==> flow/design.v <==
 module ADDER_TREE#(parameter DATA_IN_WIDTH = 8,DATA_OUT_WIDTH = 16)
							(clk,rst_n,ena,data_in1,data_in2,data_out,done,	pipe
							);
 input clk,rst_n,ena;
 input [DATA_IN_WIDTH - 1:0] data_in1,data_in2;
 output [DATA_OUT_WIDTH:0] data_out;
 output done;
 reg signed done;
 reg signed [DATA_OUT_WIDTH:0] data_out;
output [6:0] pipe;
reg signed [6:0] pipe;
wire data_in2_b0,data_in2_b1,data_in2_b2,data_in2_b3,data_in2_b4,data_in2_b5,data_in2_b6,data_in2_b7;
wire [DATA_IN_WIDTH - 1:0] M_wire0,M_wire1,M_wire2,M_wire3,M_wire4,M_wire5,M_wire6,M_wire7;
reg signed  [DATA_IN_WIDTH - 1:0] M_reg0,M_reg1,M_reg2,M_reg3,M_reg4,M_reg5,M_reg6,M_reg7;
reg signed  [DATA_IN_WIDTH:0] M_reg_ls1_0,M_reg_ls1_1,M_reg_ls1_2,M_reg_ls1_3,M_reg_ls1_4,M_reg_ls1_5,M_reg_ls1_6,M_reg_ls1_7;
reg signed  [DATA_IN_WIDTH + 1:0] Adder_reg1_0,Adder_reg1_1,Adder_reg1_2,Adder_reg1_3;
reg signed  [DATA_IN_WIDTH + 3:0] Adder_reg1_ls2_0,Adder_reg1_ls2_1,Adder_reg1_ls2_2,Adder_reg1_ls2_3,Adder_reg2_0,Adder_reg2_1;
reg signed  [DATA_IN_WIDTH + DATA_IN_WIDTH - 1:0] Adder_reg2_ls4_0,Adder_reg2_ls4_1;
reg signed  [DATA_IN_WIDTH + DATA_IN_WIDTH - 1:0] Adder_reg3_1;
assign data_in2_b0 = data_in2[0];
assign data_in2_b1 = data_in2[1];
assign data_in2_b2 = data_in2[2];
assign data_in2_b3 = data_in2[3];
assign data_in2_b4 = data_in2[4];
assign data_in2_b5 = data_in2[5];
assign data_in2_b6 = data_in2[6];
assign data_in2_b7 = data_in2[7];
assign M_wire0 = data_in2_b0 ? data_in1 : 0;
assign M_wire1 = data_in2_b1 ? data_in1 : 0;
assign M_wire2 = data_in2_b2 ? data_in1 : 0;
assign M_wire3 = data_in2_b3 ? data_in1 : 0;
assign M_wire4 = data_in2_b4 ? data_in1 : 0;
assign M_wire5 = data_in2_b5 ? data_in1 : 0;
assign M_wire6 = data_in2_b6 ? data_in1 : 0;
assign M_wire7 = data_in2_b7 ? data_in1 : 0;
always @(posedge clk or negedge rst_n)
  begin
    if(!rst_n)
	   begin
		   M_reg0 <= 0;
			M_reg1 <= 0;
			M_reg2 <= 0;
			M_reg3 <= 0;
			M_reg4 <= 0;
			M_reg5 <= 0;
			M_reg6 <= 0;
			M_reg7 <= 0;
			pipe[0] <= 0;
		end
	 else
	   begin
		  if(ena)
		    begin
			   M_reg0 <= M_wire0;
				M_reg1 <= M_wire1;
				M_reg2 <= M_wire2;
				M_reg3 <= M_wire3;
				M_reg4 <= M_wire4;
				M_reg5 <= M_wire5;
				M_reg6 <= M_wire6;
				M_reg7 <= M_wire7;
				pipe[0] <= 1;
			 end
		end
  end
always @(posedge clk or negedge rst_n)
  begin
    if(!rst_n)
	   begin
		   M_reg_ls1_0 <= 0;
			M_reg_ls1_1 <= 0;
			M_reg_ls1_2 <= 0;
			M_reg_ls1_3 <= 0;
			M_reg_ls1_4 <= 0;
			M_reg_ls1_5 <= 0;
			M_reg_ls1_6 <= 0;
			M_reg_ls1_7 <= 0;
			pipe[1] <= 0;
		end
	 else
	   begin
		  if(pipe[0])
		    begin
			   M_reg_ls1_0 <= M_reg0;
				M_reg_ls1_1 <= {M_reg1[7:0],1'b0};
				M_reg_ls1_2 <= M_reg2;
				M_reg_ls1_3 <= {M_reg3[7:0],1'b0};
				M_reg_ls1_4 <= M_reg4;
				M_reg_ls1_5 <= {M_reg5[7:0],1'b0};
				M_reg_ls1_6 <= M_reg6;
				M_reg_ls1_7 <= {M_reg7[7:0],1'b0};
				pipe[1] <= 1;
			 end
		end
  end
always @(posedge clk or negedge rst_n)
  begin
    if(!rst_n)
	   begin
		   Adder_reg1_0 <= 0;
			Adder_reg1_1 <= 0;
			Adder_reg1_2 <= 0;
			Adder_reg1_3 <= 0;
			pipe[2] <= 0;
		end
	 else
	   begin
		  if(pipe[1])
		    begin
			   Adder_reg1_0 <= M_reg_ls1_0 + M_reg_ls1_1;
				Adder_reg1_1 <= M_reg_ls1_2 + M_reg_ls1_3;
				Adder_reg1_2 <= M_reg_ls1_4 + M_reg_ls1_5;
				Adder_reg1_3 <= M_reg_ls1_6 + M_reg_ls1_7;
				pipe[2] <= 1;
			 end
		end
  end
always @(posedge clk or negedge rst_n)
  begin
    if(!rst_n)
	   begin
		   Adder_reg1_ls2_0 <= 0;
			Adder_reg1_ls2_1 <= 0;
			Adder_reg1_ls2_2 <= 0;
			Adder_reg1_ls2_3 <= 0;
			pipe[3] <= 0;
		end
	 else
	   begin
		  if(pipe[2])
		    begin
			   Adder_reg1_ls2_0 <= Adder_reg1_0;
				Adder_reg1_ls2_1 <= {Adder_reg1_1[9:0],2'b0};
				Adder_reg1_ls2_2 <= Adder_reg1_2;
				Adder_reg1_ls2_3 <= {Adder_reg1_3[9:0],2'b0};
				pipe[3] <= 1;
			 end
		end
  end
 always @(posedge clk or negedge rst_n)
  begin
    if(!rst_n)
	   begin
		   Adder_reg2_0 <= 0;
			Adder_reg2_1 <= 0;
			pipe[4] <= 0;
		end
	 else
	   begin
		  if(pipe[3])
		    begin
			   Adder_reg2_0 <= Adder_reg1_ls2_0 + Adder_reg1_ls2_1;
				Adder_reg2_1 <= Adder_reg1_ls2_2 + Adder_reg1_ls2_3;
				pipe[4] <= 1;
			 end
		end
  end
  always @(posedge clk or negedge rst_n)
  begin
    if(!rst_n)
	   begin
		   Adder_reg2_ls4_0 <= 0;
		   Adder_reg2_ls4_1 <= 0;
			pipe[5] <= 0;
		end
	 else
	   begin
		  if(pipe[4])
		    begin
				Adder_reg2_ls4_0 <= Adder_reg2_0;
				Adder_reg2_ls4_1 <= {Adder_reg2_1[11:0],4'b0};
				pipe[5] <= 1;
			 end
		end
  end
 always @(posedge clk or negedge rst_n)
  begin
    if(!rst_n)
	   begin
		   Adder_reg3_1 <= 0;
			pipe[6] <= 0;
		end
	 else
	   begin
		  if(pipe[5])
		    begin
			   Adder_reg3_1 <= Adder_reg2_ls4_0 + Adder_reg2_ls4_1;
				pipe[6] <= 1;
			 end
		end
  end
always @(posedge clk or negedge rst_n)
  begin
    if(!rst_n)
	   begin
		  data_out <= 0;
		  done <= 0; 
		end
	 else
	   begin
		  if(pipe[6])
		    begin
			  data_out <= Adder_reg3_1;
			  done <= 1'b1;
			 end
		end
  end
 endmodule 
From RTL to reports: ADDER_TREE

Tool output for the design above, in the order of the flow.
Line numbers count from 1 in the design file above.
Library cell names are shortened.
The mark -- stands for no value.

Design top: ADDER_TREE
Clock port: clk
Standard-cell library: sky130hd
Library corner: tt_025C_1v80

Elaborated design

Counts by Yosys on the flattened word-level netlist (proc, flatten, opt, wreduce; memories kept). Register bits leave out memories and registers merged into their read ports (data or address); mux counts leave out enables and synchronous resets folded into registers. Print and check cells are left out. Cells with the same type and inputs are merged into one.

Flip-flop bits (word level): 296
Input port bits: 19
Output and inout port bits: 25
Cells after elaboration: 53

Add/subtract/negate cells: 7
Muxes and demuxes: 8

Operator list:

| operator                                  | number |
| 8-bit 2-to-1 mux                          | 8 |
| 8-bit by 9-bit adder with 10-bit output   | 4 |
| 10-bit by 12-bit adder with 12-bit output | 2 |
| 12-bit by 16-bit adder with 16-bit output | 1 |

Depth

Depth = most cells in a row (Yosys ltp): at word level without a register or memory, in the mapped netlist without a sequential cell, where the memories' decode and read muxes count.

Word-level depth: 1
ABC_AREA: 0
Depth in mapped cells: 8

Netlist

Source: synth_stat.txt of the flow (Yosys; design flattened, memories mapped). It holds for the ABC_AREA given above (unset counts as 0); a run with the other value may have another netlist.

Cells by type:

| type     | number | total area (um^2) |
| dfrtp_1  | 296    | 7.41E+03 |
| mux2_2   | 187    | 2105.77 |
| ha_1     | 61     | 763.232 |
| o21ai_0  | 99     | 495.475 |
| nand3_1  | 67     | 335.322 |
| inv_1    | 78     | 292.781 |
| xnor2_1  | 24     | 210.202 |
| a21oi_1  | 37     | 185.178 |
| nor2_1   | 39     | 146.39 |
| clkbuf_1 | 38     | 142.637 |
| fa_1     | 7      | 140.134 |
| a21o_1   | 16     | 120.115 |
| nand2_1  | 27     | 101.347 |
| nor2b_1  | 13     | 81.328 |
| a211oi_1 | 10     | 75.072 |
| buf_2    | 14     | 70.067 |
| xor2_1   | 8      | 70.067 |
| o31ai_1  | 8      | 60.058 |

Not listed: further types 32, cells in them 95.

Cell count: 1124
Chip area (Yosys): 13520.5 um^2
Sequential area: 7407.1 um^2
Flip-flops: 296
Buffer cells: 60

Path before layout

OpenSTA on the mapped netlist: ideal clock, no wires. The path of least setup slack (recovery checks aside). Input and output delay are each 20% of the period. Register names are those of the netlist, which keeps one name where synthesis merged equal registers.

Path type: register to register
Start point: reg M_reg_ls1_2[1]
End point: reg Adder_reg1_1[7]
Period: 4.0 ns
Arrival time: 1.947 ns
Required time: 3.880 ns
Slack: 1.933 ns
Path delay: 2.067 ns
Driving pins on the path: 8
Buffers on the path: 0
Synthesis period reached: 2.067 ns

"path delay" is the arrival time less input delay plus setup time.
"driving pins on the path" counts driving pins, that of a launching flip-flop among them; a cell with two outputs on the path counts twice.
"synthesis period reached" is the clock period less the worst setup slack; recovery checks do not enter. This is arithmetic on one report: input and output delays are still those of the set period (20% each).
The rows between start and end are the longest chain of elaborated cells between them; the timing report does not say that the signal goes this way. Where chains are equally long, one stands for them.
A line is the first line of the expression or statement that the cell stems from. Yosys adds cells for indexed reads and writes and turns some case tables into memories.

Cells stage by stage: dfrtp_1 > ha_1 > fa_1 > a21oi_1 > o21ai_0 > o21ai_0 > or3b_1 > a31o_2
Length of the longest elaborated chain: 1
Elaborated cells on any way between the ends: 1
RTL lines with such cells: 1
Classes of those cells: add/sub (1)

Ends and longest elaborated chain, post-synthesis:

| element                                 | RTL line | source |
| start, declared                         | 15       | `reg signed  [DATA_IN_WIDTH:0] M_reg_ls1_0,M_reg_ls1_1,M_reg_ls1_2,M_reg_ls1_3,M_reg_ls1_4,M_reg_ls1_5,M_reg_ls ...` |
| start, assigned                         | 72       | `M_reg_ls1_2 <= 0;` |
| start, assigned                         | 86       | `M_reg_ls1_2 <= M_reg2;` |
| 8-bit by 9-bit adder with 10-bit output | 111      | `Adder_reg1_1 <= M_reg_ls1_2 + M_reg_ls1_3;` |
| end, assigned                           | 101      | `Adder_reg1_1 <= 0;` |
| end, assigned                           | 111      |  |
| end, declared                           | 16       | `reg signed  [DATA_IN_WIDTH + 1:0] Adder_reg1_0,Adder_reg1_1,Adder_reg1_2,Adder_reg1_3;` |

Worst path after layout

From the final timing report of run 1: the path of least setup slack in the routed layout; clock arrival at registers is part of the times.

Path type: register to output
Start point: reg pipe[6]
End point: out pipe[6]
Period: 4.0 ns
Output delay: 0.80 ns
Arrival time: 2.07 ns
Required time: 3.20 ns
Slack: 1.13 ns
Driving pins on the path: 2
Buffers on the path: 1

Cells stage by stage: dfrtp_1 > clkdlybuf4s50_1
Length of the longest elaborated chain: 0
Elaborated cells on any way between the ends: 0
RTL lines with such cells: 0

Ends and longest elaborated chain, after layout:

| element         | RTL line | source |
| start, declared | 10       | `output [6:0] pipe;` |
| start, assigned | 181      | `pipe[6] <= 0;` |
| start, assigned | 188      | `pipe[6] <= 1;` |
| end, declared   | 10       |  |

4 stored runs of ADDER_TREE in the flow (synthesis by Yosys, layout by OpenROAD, sky130hd cells), in arbitrary order. Constraints: input delay and output delay 20% of the set period each, output load 0.01 pF.
"reached clock period" = clock period - worst setup slack. The figure is calculated, with input and output delays left at 20% of the set period.
"time of the worst setup path": the worst setup path's part of the clock period (all of it between registers, 20% less for each end at a port) less its slack. A launch clock that arrives late makes it longer, a capture clock that arrives late makes it shorter.
"total power of the final layout" is the tool's figure for a default switching activity; nothing was simulated.
A setting shown as n/a is not set for that run.

| name                                     | run 1              | run 2              | run 3              | run 4              |
| CORE_ASPECT_RATIO                        | 0.6                | 1.43               | 0.77               | 0.77               |
| CORE_UTILIZATION                         | 65                 | 40                 | 40                 | 40                 |
| CTS_CLUSTER_DIAMETER                     | 87                 | 268                | 243                | 243                |
| GPL_TIMING_DRIVEN                        | 1                  | n/a                | 0                  | 0                  |
| MAX_ROUTING_LAYER                        | met5               | n/a                | n/a                | met4               |
| MIN_ROUTING_LAYER                        | met1               | met1               | met2               | met2               |
| PLACE_DENSITY_LB_ADDON                   | 0.18               | n/a                | n/a                | n/a                |
| TNS_END_PERCENT                          | 85                 | 70                 | 90                 | 90                 |
| period_ns                                | 4.0                | 3.05               | 4.37               | 4.37               |
| CAP_MARGIN                               | 20                 | 20                 | 20                 | 20                 |
| CORE_MARGIN                              | 2                  | 7                  | 7                  | 7                  |
| SLEW_MARGIN                              | 20                 | 35                 | 35                 | 35                 |
| ABC_AREA                                 | n/a                | 1                  | n/a                | 1                  |
| CELL_PAD_IN_SITES_DETAIL_PLACEMENT       | n/a                | 0                  | n/a                | n/a                |
| CTS_CLUSTER_SIZE                         | n/a                | 69                 | 81                 | 55                 |
| SETUP_SLACK_MARGIN                       | n/a                | -0.09              | 1.02               | 1.02               |
| CELL_PAD_IN_SITES_GLOBAL_PLACEMENT       | n/a                | n/a                | 0                  | 0                  |
| standard-cell area after routing (um^2)  | 15118.2            | 14898.0            | 14664.1            | 15108.2            |
| total power of the final layout (uW)     | 9095               | 9798               | 6903               | 7007               |
| chip area after synthesis (Yosys) (um^2) | 13520.5            | 13735.7            | 13520.5            | 13735.7            |
| lowest setup slack (ns)                  | 1.126              | 0.536              | 1.758              | 1.909              |
| sum of negative setup slack (ns)         | 0.000              | 0.000              | 0.000              | 0.000              |
| utilization after routing                | 0.748              | 0.438              | 0.445              | 0.447              |
| time of the worst setup path (ns)        | 2.07               | 1.90               | 1.74               | 1.59               |
| type of the worst setup path             | register to output | register to output | register to output | register to output |
| reached clock period (ns)                | 2.874              | 2.514              | 2.612              | 2.461              |
| die area (um^2)                          | 22008.4            | 39806.1            | 39188.9            | 39767.9            |
